==> flow/design.v <==
module alu(rs1,rs2,alu_control,funct3,funct7,zero,alu_out);
input [31:0] rs1;
input [31:0] rs2;
input [3:0] alu_control;
input [2:0] funct3;
input [6:0] funct7;
output reg zero;             
output reg[31:0] alu_out;
always @(*)begin
	alu_out=0;
	zero=0;
	case(alu_control)
		4'b0000:begin 
			case(funct3)
				0:begin
					if(funct7==7'b0000000)begin 
						alu_out=rs1+rs2;
					end
					else begin 
						alu_out=rs1-rs2;
					end
				end
				1:begin
					alu_out=rs1<<rs2[4:0];
				end
				2:begin
					alu_out=($signed(rs1) < $signed(rs2))?1:0;
				end
				3:begin
					alu_out=(rs1<rs2)?1:0;
				end
				4:begin
					alu_out=rs1^rs2;
				end
				5:begin
					if(funct7==7'b0000000)begin
						alu_out=rs1>>rs2[4:0];
					end
					else begin
						alu_out=$signed(rs1)>>>rs2[4:0];
					end
				end
				6:begin
					alu_out=rs1|rs2;
				end
				default:begin
					alu_out=rs1&rs2;
				end
			endcase
		end
		4'b0001:begin 
			alu_out=rs1+rs2;
		end
		4'b0010:begin 
			case(funct3)
				0:begin
					alu_out=rs1+rs2;
				end
				1:begin
					alu_out=rs1<<rs2[4:0];
				end
				2:begin
					alu_out=($signed(rs1)<$signed(rs2))?1:0;
				end
				3:begin
					alu_out=(rs1<rs2)?1:0;
				end
				4:begin
					alu_out=rs1^rs2;
				end
				5:begin
					if(rs2[11:5]==7'b0000000)begin
						alu_out=rs1>>rs2[4:0];
					end
					else begin
						alu_out=$signed(rs1)>>>rs2[4:0];
					end
				end
				6:begin
					alu_out=rs1|rs2;
				end
				default:begin
					alu_out=rs1&rs2;
				end
			endcase
		end
		4'b0011:begin 
			alu_out=rs1+rs2;
		end
		4'b0100:begin 
			case(funct3)
				0:zero=(rs1==rs2);
				1:zero=(rs1!=rs2);
				4:zero=($signed(rs1)<$signed(rs2));
				5:zero=($signed(rs1)>=$signed(rs2));
				6:zero=(rs1<rs2);
				7:zero=(rs1>=rs2);
				default:zero=0;
			endcase
		end
		4'b0101:begin 
			alu_out=rs2;
		end
		4'b0110:begin 
			alu_out=rs1+rs2;
		end
		default:begin
			alu_out=0;
			zero=0;
		end
	endcase
end
endmodule
module decoder(instr_out,control_signal);
input [31:0] instr_out;
output reg [13:0] control_signal;
always @(*) begin
case (instr_out[6:0])
	7'b0110011:begin 
		control_signal=14'b0000_1100_00_0001;
		end
	7'b0000011:begin 
		control_signal=14'b0001_1110_00_1000;
		end
	7'b0010011:begin 
		control_signal=14'b0010_1100_00_1001;
		end
	7'b0100011:begin 
		control_signal=14'b0011_0101_00_1000;
		end
	7'b1100011:begin 
		control_signal=14'b0100_0100_11_0000;
		end
	7'b0110111:begin 
		control_signal=14'b0101_1111_00_1111;
		end
	7'b1100111:begin 
		control_signal=14'b0110_1011_10_1011;
		end
	7'b0010111:begin 
		control_signal=14'b0111_1100_00_0111;
		end
	7'b1101111:begin 
		control_signal=14'b1000_1000_01_0011;
		end
	default:
		control_signal=14'b0000_0000_00_0000;
endcase
end
endmodule
module immgen(instr,imm);
input [31:0] instr;
output reg [31:0]imm;
always@(*)begin
	case(instr[6:0])
		7'b0000011,7'b0010011,7'b1100111:begin           
			if(instr[31]==1)begin 
				imm={{20{1'b1}},instr[31:20]};
			end
			else begin
				imm={{20{1'b0}},instr[31:20]};
			end
		end
		7'b0100011:begin 
			if(instr[31]==1)begin
				imm = {{20{1'b1}} , instr[31:25] , instr[11:7]};
			end
			else begin
				imm = {{20{1'b0}} , instr[31:25] , instr[11:7]};
			end
		end
		7'b1100011:begin  
			if(instr[31]==1)begin
				imm = {{19{1'b1}} , instr[31] , instr[7] , instr[30:25] , instr[11:8],1'b0};
			end
			else begin
				imm = {{19{1'b0}} , instr[31] , instr[7] , instr[30:25] , instr[11:8],1'b0};
			end
		end
		7'b0010111,7'b0110111:begin 
			imm={instr[31:12],{12{1'b0}}};
		end
		7'b1101111:begin 
			if(instr[31]==1)begin
				imm = {{11{1'b1}} , instr[31] , instr[19:12] , instr[20] , instr[30:21] , 1'b0};
			end
			else begin
				imm = {{11{1'b0}} , instr[31] , instr[19:12] , instr[20] , instr[30:21] , 1'b0};
			end
		end
		default:begin
			imm=0;
		end
	endcase
end
endmodule
module regfile(clk,rs1_addr,rs2_addr,rd_addr,reg_wrt,rd_data,rs1_data,rs2_data);
input clk;
input [4:0] rs1_addr;
input [4:0] rs2_addr;
input [4:0] rd_addr;
input reg_wrt;
input [31:0] rd_data;
output reg[31:0] rs1_data;
output reg[31:0] rs2_data;
reg [31:0] r [1:31];
always@(posedge clk) begin
	rs1_data <= (rs1_addr == 5'd0) ? 32'd0 : r[rs1_addr];
	rs2_data <= (rs2_addr == 5'd0) ? 32'd0 : r[rs2_addr];
	if(reg_wrt && rd_addr != 5'd0)
		r[rd_addr] <= rd_data;
end
endmodule
module CPU(
    input             clk,
    input             rst,
    input      [31:0] data_out,
    input      [31:0] instr_out,
    output reg        instr_read,
    output reg        data_read,
    output reg [31:0] instr_addr,
    output reg [31:0] data_addr,
    output reg [3:0]  data_write,
    output reg [31:0] data_in
);
localparam S_IF  = 2'd0;
localparam S_ID  = 2'd1;
localparam S_EX  = 2'd2;
localparam S_MEM = 2'd3;
reg  [1:0]  state;
reg  [31:0] pc;
reg  [31:0] ir;
reg  [1:0]  ld_off;
wire [13:0] signal;
wire [31:0] rs1_data;
wire [31:0] rs2_data;
wire [31:0] imm;
wire [31:0] src2;
wire        zero;
wire [31:0] alu_out;
wire [31:0] pc_plus_imm;
wire [31:0] pc_plus4;
reg  [31:0] rd_data;
reg         reg_wrt;
reg  [31:0] next_pc;
reg  [31:0] ld_data;
wire [6:0] opcode = ir[6:0];
wire [2:0] funct3 = ir[14:12];
wire is_load   = (opcode == 7'b0000011);
wire is_store  = (opcode == 7'b0100011);
wire is_branch = (opcode == 7'b1100011);
wire is_jal    = (opcode == 7'b1101111);
wire is_jalr   = (opcode == 7'b1100111);
wire is_auipc  = (opcode == 7'b0010111);
decoder decoder(
.instr_out(ir),
.control_signal(signal)
);
regfile regfile(
.clk(clk),
.rs1_addr(instr_out[19:15]),
.rs2_addr(instr_out[24:20]),
.rd_addr(ir[11:7]),
.reg_wrt(reg_wrt),
.rd_data(rd_data),
.rs1_data(rs1_data),
.rs2_data(rs2_data)
);
immgen immgen(
.instr(ir),
.imm(imm)
);
assign pc_plus4    = pc + 32'd4;
assign pc_plus_imm = pc + imm;
assign src2 = signal[3] ? imm : rs2_data;
alu alu(
.rs1(rs1_data),
.rs2(src2),
.alu_control(signal[13:10]),
.funct3(funct3),
.funct7(ir[31:25]),
.zero(zero),
.alu_out(alu_out)
);
always @(*) begin
	case (funct3)
		3'b000: begin
			case (ld_off)
				2'd0: ld_data = {{24{data_out[7]}},  data_out[7:0]};
				2'd1: ld_data = {{24{data_out[15]}}, data_out[15:8]};
				2'd2: ld_data = {{24{data_out[23]}}, data_out[23:16]};
				default: ld_data = {{24{data_out[31]}}, data_out[31:24]};
			endcase
		end
		3'b001: ld_data = ld_off[1] ? {{16{data_out[31]}}, data_out[31:16]}
		                            : {{16{data_out[15]}}, data_out[15:0]};
		3'b100: begin
			case (ld_off)
				2'd0: ld_data = {24'd0, data_out[7:0]};
				2'd1: ld_data = {24'd0, data_out[15:8]};
				2'd2: ld_data = {24'd0, data_out[23:16]};
				default: ld_data = {24'd0, data_out[31:24]};
			endcase
		end
		3'b101: ld_data = ld_off[1] ? {16'd0, data_out[31:16]} : {16'd0, data_out[15:0]};
		default: ld_data = data_out;
	endcase
end
always @(*) begin
	if ((is_branch && zero) || is_jal)
		next_pc = pc_plus_imm;
	else if (is_jalr)
		next_pc = {alu_out[31:1], 1'b0};
	else
		next_pc = pc_plus4;
end
always @(*) begin
	reg_wrt = 1'b0;
	rd_data = alu_out;
	if (state == S_MEM) begin
		reg_wrt = 1'b1;
		rd_data = ld_data;
	end else if (state == S_EX && !is_load) begin
		reg_wrt = signal[9];
		if (is_jal || is_jalr)
			rd_data = pc_plus4;
		else if (is_auipc)
			rd_data = pc_plus_imm;
	end
end
always @(*) begin
	instr_read = (state == S_IF);
	instr_addr = pc;
	data_addr  = alu_out;
	data_read  = (state == S_EX) && is_load;
	data_write = 4'b0000;
	data_in    = rs2_data;
	if (state == S_EX && is_store) begin
		case (funct3)
			3'b000: begin
				data_write = 4'b0001 << alu_out[1:0];
				data_in    = {4{rs2_data[7:0]}};
			end
			3'b001: begin
				data_write = alu_out[1] ? 4'b1100 : 4'b0011;
				data_in    = {2{rs2_data[15:0]}};
			end
			default: data_write = 4'b1111;
		endcase
	end
end
always @(posedge clk) begin
	if (rst) begin
		state <= S_IF;
		pc    <= 32'd0;
	end else begin
		case (state)
			S_IF: state <= S_ID;
			S_ID: begin
				ir    <= instr_out;
				state <= S_EX;
			end
			S_EX: begin
				ld_off <= alu_out[1:0];
				if (is_load) begin
					state <= S_MEM;
				end else begin
					pc    <= next_pc;
					state <= S_IF;
				end
			end
			default: begin
				pc    <= pc_plus4;
				state <= S_IF;
			end
		endcase
	end
end
endmodule
Subject: tool reports on CPU

Hi,

== Tool chain data of CPU ==
Tool output for the design above before and after an edit, in the order of the flow.
"unedited" refers to lines of the RTL above, "edited" to lines of the edited file.
"difference": "edited" minus "unedited" as printed here. "rel. change": 100 x difference / "unedited".
Cell names lack the library's common part.
Not given: n/a
Design
  top module: CPU
  clock: clk
  standard-cell library: sky130hd
  library corner: tt_025C_1v80

== Diff ==
Unified diff, file above to edited file.
The edited RTL no longer does the same as the RTL above: the edit was made by script, with no optimisation intended.
begin of diff
@@ -271,5 +271,5 @@
 .imm(imm)
 );
-assign pc_plus4    = pc + 32'd4;
+assign pc_plus4    = pc - 32'd4;
 assign pc_plus_imm = pc + imm;
 assign src2 = signal[3] ? imm : rs2_data;
end of diff

== Elaborated design ==
Source: Yosys, flattened and elaborated, memories not mapped. Widths are those after wreduce. Print and check cells do not count.
Memory sizes are those after Yosys's memory passes, which may raise the word count (mostly to a power of two), join words into wider ones and drop unused or constant bits.
Bit counts
  register bits after elaboration: unedited 68, edited 68, difference 0, rel. change 0.00%
  RAM bits: unedited 992, edited 992, difference 0, rel. change 0.00%
  word width x clocked read ports: unedited 64, edited 64, difference 0, rel. change 0.00%
  memories kept: unedited 1, edited 1, difference 0, rel. change 0.00%
  bits of input ports: unedited 66, edited 66, difference 0, rel. change 0.00%
  output and inout bits: unedited 102, edited 102, difference 0, rel. change 0.00%
  elaborated cells: unedited 118, edited 118, difference 0, rel. change 0.00%
Cells by class
  add/subtract/negate cells: unedited 4, edited 4, difference 0, rel. change 0.00%
  $lt $le $gt $ge: unedited 4, edited 4, difference 0, rel. change 0.00%
  eq/ne operators: unedited 30, edited 30, difference 0, rel. change 0.00%
  shifts and indexed selects: unedited 4, edited 4, difference 0, rel. change 0.00%
  multiplexer cells: unedited 42, edited 42, difference 0, rel. change 0.00%
  bitwise logic cells: unedited 5, edited 5, difference 0, rel. change 0.00%
  reductions and logical operators: unedited 24, edited 24, difference 0, rel. change 0.00%
Memory list
  shape (words x width / read and write ports): unedited regfile.r 31x32 r2 w1, edited regfile.r 31x32 r2 w1
Operator list
  adder 32 x 3 -> 32 bit (second input constant): unedited 1, edited 0, difference -1, rel. change -100.00%
  subtractor 32 x 3 -> 32 bit (second input constant): unedited 0, edited 1, difference +1
Unchanged operator kinds not shown: 55.

== Longest topological paths ==
Depth = most cells in a row (Yosys ltp): at word level without a register or memory, in the mapped netlist without a sequential cell, where the memories' decode and read muxes count.
Logic depth
  word-level depth: unedited 13, edited 13, difference 0, rel. change 0.00%
  ABC_AREA: unedited 0, edited 0
  gate-level depth with buffers: unedited 28, edited 27, difference -1, rel. change -3.57%
  depth with buffers taken out: unedited 21, edited 20, difference -1, rel. change -4.76%

== Mapped cells and area ==
Source: synth_stat.txt of the flow (Yosys; design flattened, memories mapped). It holds for the ABC_AREA given above (unset counts as 0); a run with the other value may have another netlist.
Cells by type
  nand3_1: unedited 217, edited 89, difference -128, rel. change -58.99%
  a211oi_1: unedited 48, edited 138, difference +90, rel. change +187.50%
  o21ai_0: unedited 328, edited 242, difference -86, rel. change -26.22%
  mux2i_1: unedited 189, edited 256, difference +67, rel. change +35.45%
  o211ai_1: unedited 108, edited 54, difference -54, rel. change -50.00%
  a21oi_1: unedited 347, edited 396, difference +49, rel. change +14.12%
  nand2_1: unedited 349, edited 312, difference -37, rel. change -10.60%
  nor2_1: unedited 353, edited 370, difference +17, rel. change +4.82%
  and3_1: unedited 39, edited 22, difference -17, rel. change -43.59%
  nor3_1: unedited 111, edited 125, difference +14, rel. change +12.61%
  buf_2: unedited 34, edited 48, difference +14, rel. change +41.18%
  a311oi_1: unedited 7, edited 20, difference +13, rel. change +185.71%
  o22ai_1: unedited 36, edited 47, difference +11, rel. change +30.56%
  mux2_2: unedited 87, edited 77, difference -10, rel. change -11.49%
  a31oi_1: unedited 66, edited 56, difference -10, rel. change -15.15%
  a22oi_1: unedited 19, edited 29, difference +10, rel. change +52.63%
  a221oi_1: unedited 87, edited 78, difference -9, rel. change -10.34%
  and2_1: unedited 30, edited 21, difference -9, rel. change -30.00%
Unchanged cell types not shown: 22.
The list need not be complete.
Mapped netlist
  cell count: unedited 5421, edited 5342, difference -79, rel. change -1.46%
  cell area after synthesis (mm²): unedited 0.0672432, edited 0.0672658, difference +0.0000226, rel. change +0.03%
  flip-flop cells: unedited 1126, edited 1126, difference 0, rel. change 0.00%
  buffers: unedited 420, edited 430, difference +10, rel. change +2.38%
The figures by module come from a second, unflattened synthesis with its own total; it is not the netlist above.
Second synthesis, totals
  cells (unflattened synthesis): unedited 5072, edited 5063, difference -9, rel. change -0.18%
  area (unflattened synthesis) (mm²): unedited 0.0666101, edited 0.0664112, difference -0.0001989, rel. change -0.30%
Rows give one instance, submodules left out.
Modules, unedited
  regfile: instances 1, cells 2406, area 0.0473967 mm², seq. area 0.0310698 mm²
  alu: instances 1, cells 1556, area 0.0107003 mm², seq. area 0 mm²
  CPU: instances 1, cells 987, area 0.0076699 mm², seq. area 0.0017417 mm²
  immgen: instances 1, cells 79, area 0.0005468 mm², seq. area 0 mm²
  decoder: instances 1, cells 44, area 0.0002965 mm², seq. area 0 mm²
Modules, edited
  regfile: instances 1, cells 2406, area 0.0473967 mm², seq. area 0.0310698 mm²
  alu: instances 1, cells 1556, area 0.0107003 mm², seq. area 0 mm²
  CPU: instances 1, cells 978, area 0.0074709 mm², seq. area 0.0017417 mm²
  immgen: instances 1, cells 79, area 0.0005468 mm², seq. area 0 mm²
  decoder: instances 1, cells 44, area 0.0002965 mm², seq. area 0 mm²

== Timing after synthesis ==
Source: OpenSTA report_checks on the synthesized netlist (no wires, ideal clock, input and output delay 20% of the period each), path of least setup slack; recovery checks are left aside. Register names are those of the netlist, which keeps one name where synthesis merged equal registers.
Path after synthesis
  path type: unedited register -> register, edited register -> register
  start point: unedited register ir[5], edited register ir[3]
  end point: unedited memory regfile.r[10][21], edited memory regfile.r[10][24]
  period (ns): unedited 15.0, edited 15.0, difference 0.0, rel. change 0.00%
  setup time (ns): unedited 0.738, edited 0.738, difference 0.000
  time at the first pin (ns): unedited 0.000, edited 0.000, difference 0.000
  arrival (ns): unedited 7.990, edited 7.695, difference -0.295, rel. change -3.69%
  path slack (ns): unedited 6.272, edited 6.567, difference +0.295
  delay of the path (ns): unedited 8.728, edited 8.433, difference -0.295, rel. change -3.38%
  stages on the path: unedited 24, edited 20, difference -4, rel. change -16.67%
  path buffers: unedited 7, edited 2, difference -5, rel. change -71.43%
  synthesis period reached (ns): unedited 8.728, edited 8.433, difference -0.295, rel. change -3.38%
"delay of the path" = arrival - input delay + setup time.
"stages on the path" counts driving pins, that of a launching flip-flop among them; a cell with two outputs on the path counts twice.
"synthesis period reached" = period - worst setup slack (recovery checks aside). The figure is calculated, with input and output delays left at 20% of the set period.
On the way, after synthesis, unedited
  cell sequence: edfxtp_1 buf_2 buf_6 or3b_1 a21oi_2 o211ai_1 and2_1 buf_6 inv_2 clkbuf_1 buf_1 clkbuf_1 ha_1 clkbuf_1 a2111o_1 o21bai_1 a31oi_1 o21ai_0 a31o_2 xnor2_1 a221oi_1 o311ai_1 a211oi_1 a2111oi_0
Ends and longest elaborated chain, after synthesis, unedited
  from (decl): RTL line 232  | reg  [31:0] ir;
  from (assign): RTL line 360  | ir <= instr_out;
  to (decl): RTL line 206  | reg [31:0] r [1:31];
unedited: Chain of elaborated cells between the ends: none given.
On the way, after synthesis, edited
  cell sequence: edfxtp_1 nand3b_1 clkbuf_1 a2111oi_0 a21oi_1 o21ai_0 inv_1 ha_1 clkbuf_1 and3_1 nand3_1 or3_1 o31ai_1 o21a_1 nor2_1 xnor2_1 o221a_2 nand2_1 a2111oi_0 a2111oi_0
Ends and longest elaborated chain, after synthesis, edited
  from (decl): RTL line 232  | reg  [31:0] ir;
  from (assign): RTL line 360  | ir <= instr_out;
  to (decl): RTL line 206  | reg [31:0] r [1:31];
edited: Chain of elaborated cells between the ends: none given.

== Timing after layout ==
From the final timing report of each run of pair A: the path of least setup slack in the routed layout; clock arrival at registers is part of the times.
Path post-layout
  path type: unedited register -> output, edited register -> output
  start point: unedited register ir[2], edited register ir[4]
  end point: unedited output data_addr[23], edited output data_addr[17]
  period (ns): unedited 15.0, edited 15.0, difference 0.0, rel. change 0.00%
  external output delay (ns): unedited 3.00, edited 3.00, difference 0.00, rel. change 0.00%
  time at the first pin (ns): unedited 0.70, edited 0.73, difference +0.03, rel. change +4.29%
  arrival (ns): unedited 8.33, edited 8.88, difference +0.55, rel. change +6.60%
  path slack (ns): unedited 3.67, edited 3.12, difference -0.55
  stages on the path: unedited 22, edited 21, difference -1, rel. change -4.55%
  path buffers: unedited 4, edited 4, difference 0, rel. change 0.00%
Between the ends stands the longest chain of elaborated cells between them, by number of cells; it is not shown to be the way that was timed. Of several equally long chains one is given.
A line is the first line of the expression or statement that the cell stems from. Yosys adds cells for indexed reads and writes and turns some case tables into memories.
On the way, post-layout, unedited
  cell sequence: edfxtp_1 nand4bb_1 o22ai_2 a2111oi_2 or2_2 buf_4 inv_2 buf_4 ha_1 a2111o_1 o21bai_1 a31oi_1 o21ai_0 buf_4 a31o_2 a31oi_1 xnor2_1 nand2_1 o211ai_1 a221oi_1 nand2_1 clkdlybuf4s50_1
  length of the longest elaborated chain: 8
Ends and longest elaborated chain, post-layout, unedited
  from (decl): RTL line 232  | reg  [31:0] ir;
  from (assign): RTL line 360  | ir <= instr_out;
  equality test 7 x 5 -> 1 bit: RTL line 155  | case(instr[6:0])
  OR reduction 2 bit: RTL line 155
  parallel mux 32 bit (select 5 bit): RTL line 155
  two-way mux 32 bit: RTL line 275  | assign src2 = signal[3] ? imm : rs2_data;
  subtractor 32 bit: RTL line 20  | alu_out=rs1-rs2;
  two-way mux 32 bit: RTL line 16  | if(funct7==7'b0000000)begin
  parallel mux 32 bit (select 7 bit): RTL line 14  | case(funct3)
  parallel mux 32 bit (select 4 bit): RTL line 12  | case(alu_control)
  to (decl): RTL line 222  | output reg [31:0] data_addr,
On the way, post-layout, edited
  cell sequence: edfxtp_1 nand4b_2 o31ai_2 o21ai_4 buf_4 a21oi_4 buf_4 inv_2 ha_1 a211oi_1 nor4_1 or4_1 and2_1 a311oi_1 xnor2_1 a21oi_1 a21oi_1 a211oi_1 buf_4 inv_1 clkdlybuf4s50_1
  length of the longest elaborated chain: 8
Ends and longest elaborated chain, post-layout, edited
  from (decl): RTL line 232  | reg  [31:0] ir;
  from (assign): RTL line 360  | ir <= instr_out;
  equality test 7 x 5 -> 1 bit: RTL line 155  | case(instr[6:0])
  OR reduction 2 bit: RTL line 155
  parallel mux 32 bit (select 5 bit): RTL line 155
  two-way mux 32 bit: RTL line 275  | assign src2 = signal[3] ? imm : rs2_data;
  subtractor 32 bit: RTL line 20  | alu_out=rs1-rs2;
  two-way mux 32 bit: RTL line 16  | if(funct7==7'b0000000)begin
  parallel mux 32 bit (select 7 bit): RTL line 14  | case(funct3)
  parallel mux 32 bit (select 4 bit): RTL line 12  | case(alu_control)
  to (decl): RTL line 222  | output reg [31:0] data_addr,

== Measured runs ==
Runs of the flow (Yosys, OpenROAD) on both versions; the two runs of a pair have the same settings. The constraints put input and output delay at 20% of the set period each and load the outputs with 0.01 pF.
Flow settings, pair A
  CORE_UTILIZATION: 45
  period_ns: 15.0
  CAP_MARGIN: 20
  CORE_MARGIN: 2
  SLEW_MARGIN: 20
Final reports, pair A
  synthesis area (mm²): unedited 0.0672432, edited 0.0672658, difference +0.0000226, rel. change +0.03%
  area inside the die boundary (mm²): unedited 0.152537, edited 0.152588, difference +0.000051, rel. change +0.03%
  area of the standard cells in the finished layout (mm²): unedited 0.0756375, edited 0.0756788, difference +0.0000413, rel. change +0.05%
  post-route utilization (%): unedited 51.1, edited 51.1, difference 0.0
  worst setup slack after layout (ns): unedited 3.669, edited 3.116, difference -0.553
  overall power (uW): unedited 8683, edited 9032, difference +349, rel. change +4.02%
  period reached (ns): unedited 11.331, edited 11.884, difference +0.553, rel. change +4.88%
Flow settings, pair B
  CELL_PAD_IN_SITES_GLOBAL_PLACEMENT: 2
  CORE_UTILIZATION: 38
  CTS_CLUSTER_SIZE: 19
  PLACE_DENSITY_LB_ADDON: 0.11
  SETUP_SLACK_MARGIN: 3.34
  SLEW_MARGIN: 20
  period_ns: 13.9
  CAP_MARGIN: 20
  CORE_MARGIN: 2
Final reports, pair B
  synthesis area (mm²): unedited 0.0672432, edited 0.0672658, difference +0.0000226, rel. change +0.03%
  area inside the die boundary (mm²): unedited 0.180336, edited 0.180396, difference +0.000060, rel. change +0.03%
  area of the standard cells in the finished layout (mm²): unedited 0.0766222, edited 0.0769, difference +0.0002778, rel. change +0.36%
  post-route utilization (%): unedited 43.6, edited 43.7, difference +0.1
  worst setup slack after layout (ns): unedited 3.365, edited 3.533, difference +0.168
  overall power (uW): unedited 9466, edited 9895, difference +429, rel. change +4.53%
  period reached (ns): unedited 10.535, edited 10.367, difference -0.168, rel. change -1.59%
"period reached": clock period set for the run, less the worst setup slack. It is reckoned from that one timing run; input and output delays stay at 20% of the period that was set.
By "overall power" is meant OpenSTA's value without simulated activity: inputs other than the clock are taken to toggle once in ten clock periods, and the tool carries that through the logic.

Regards
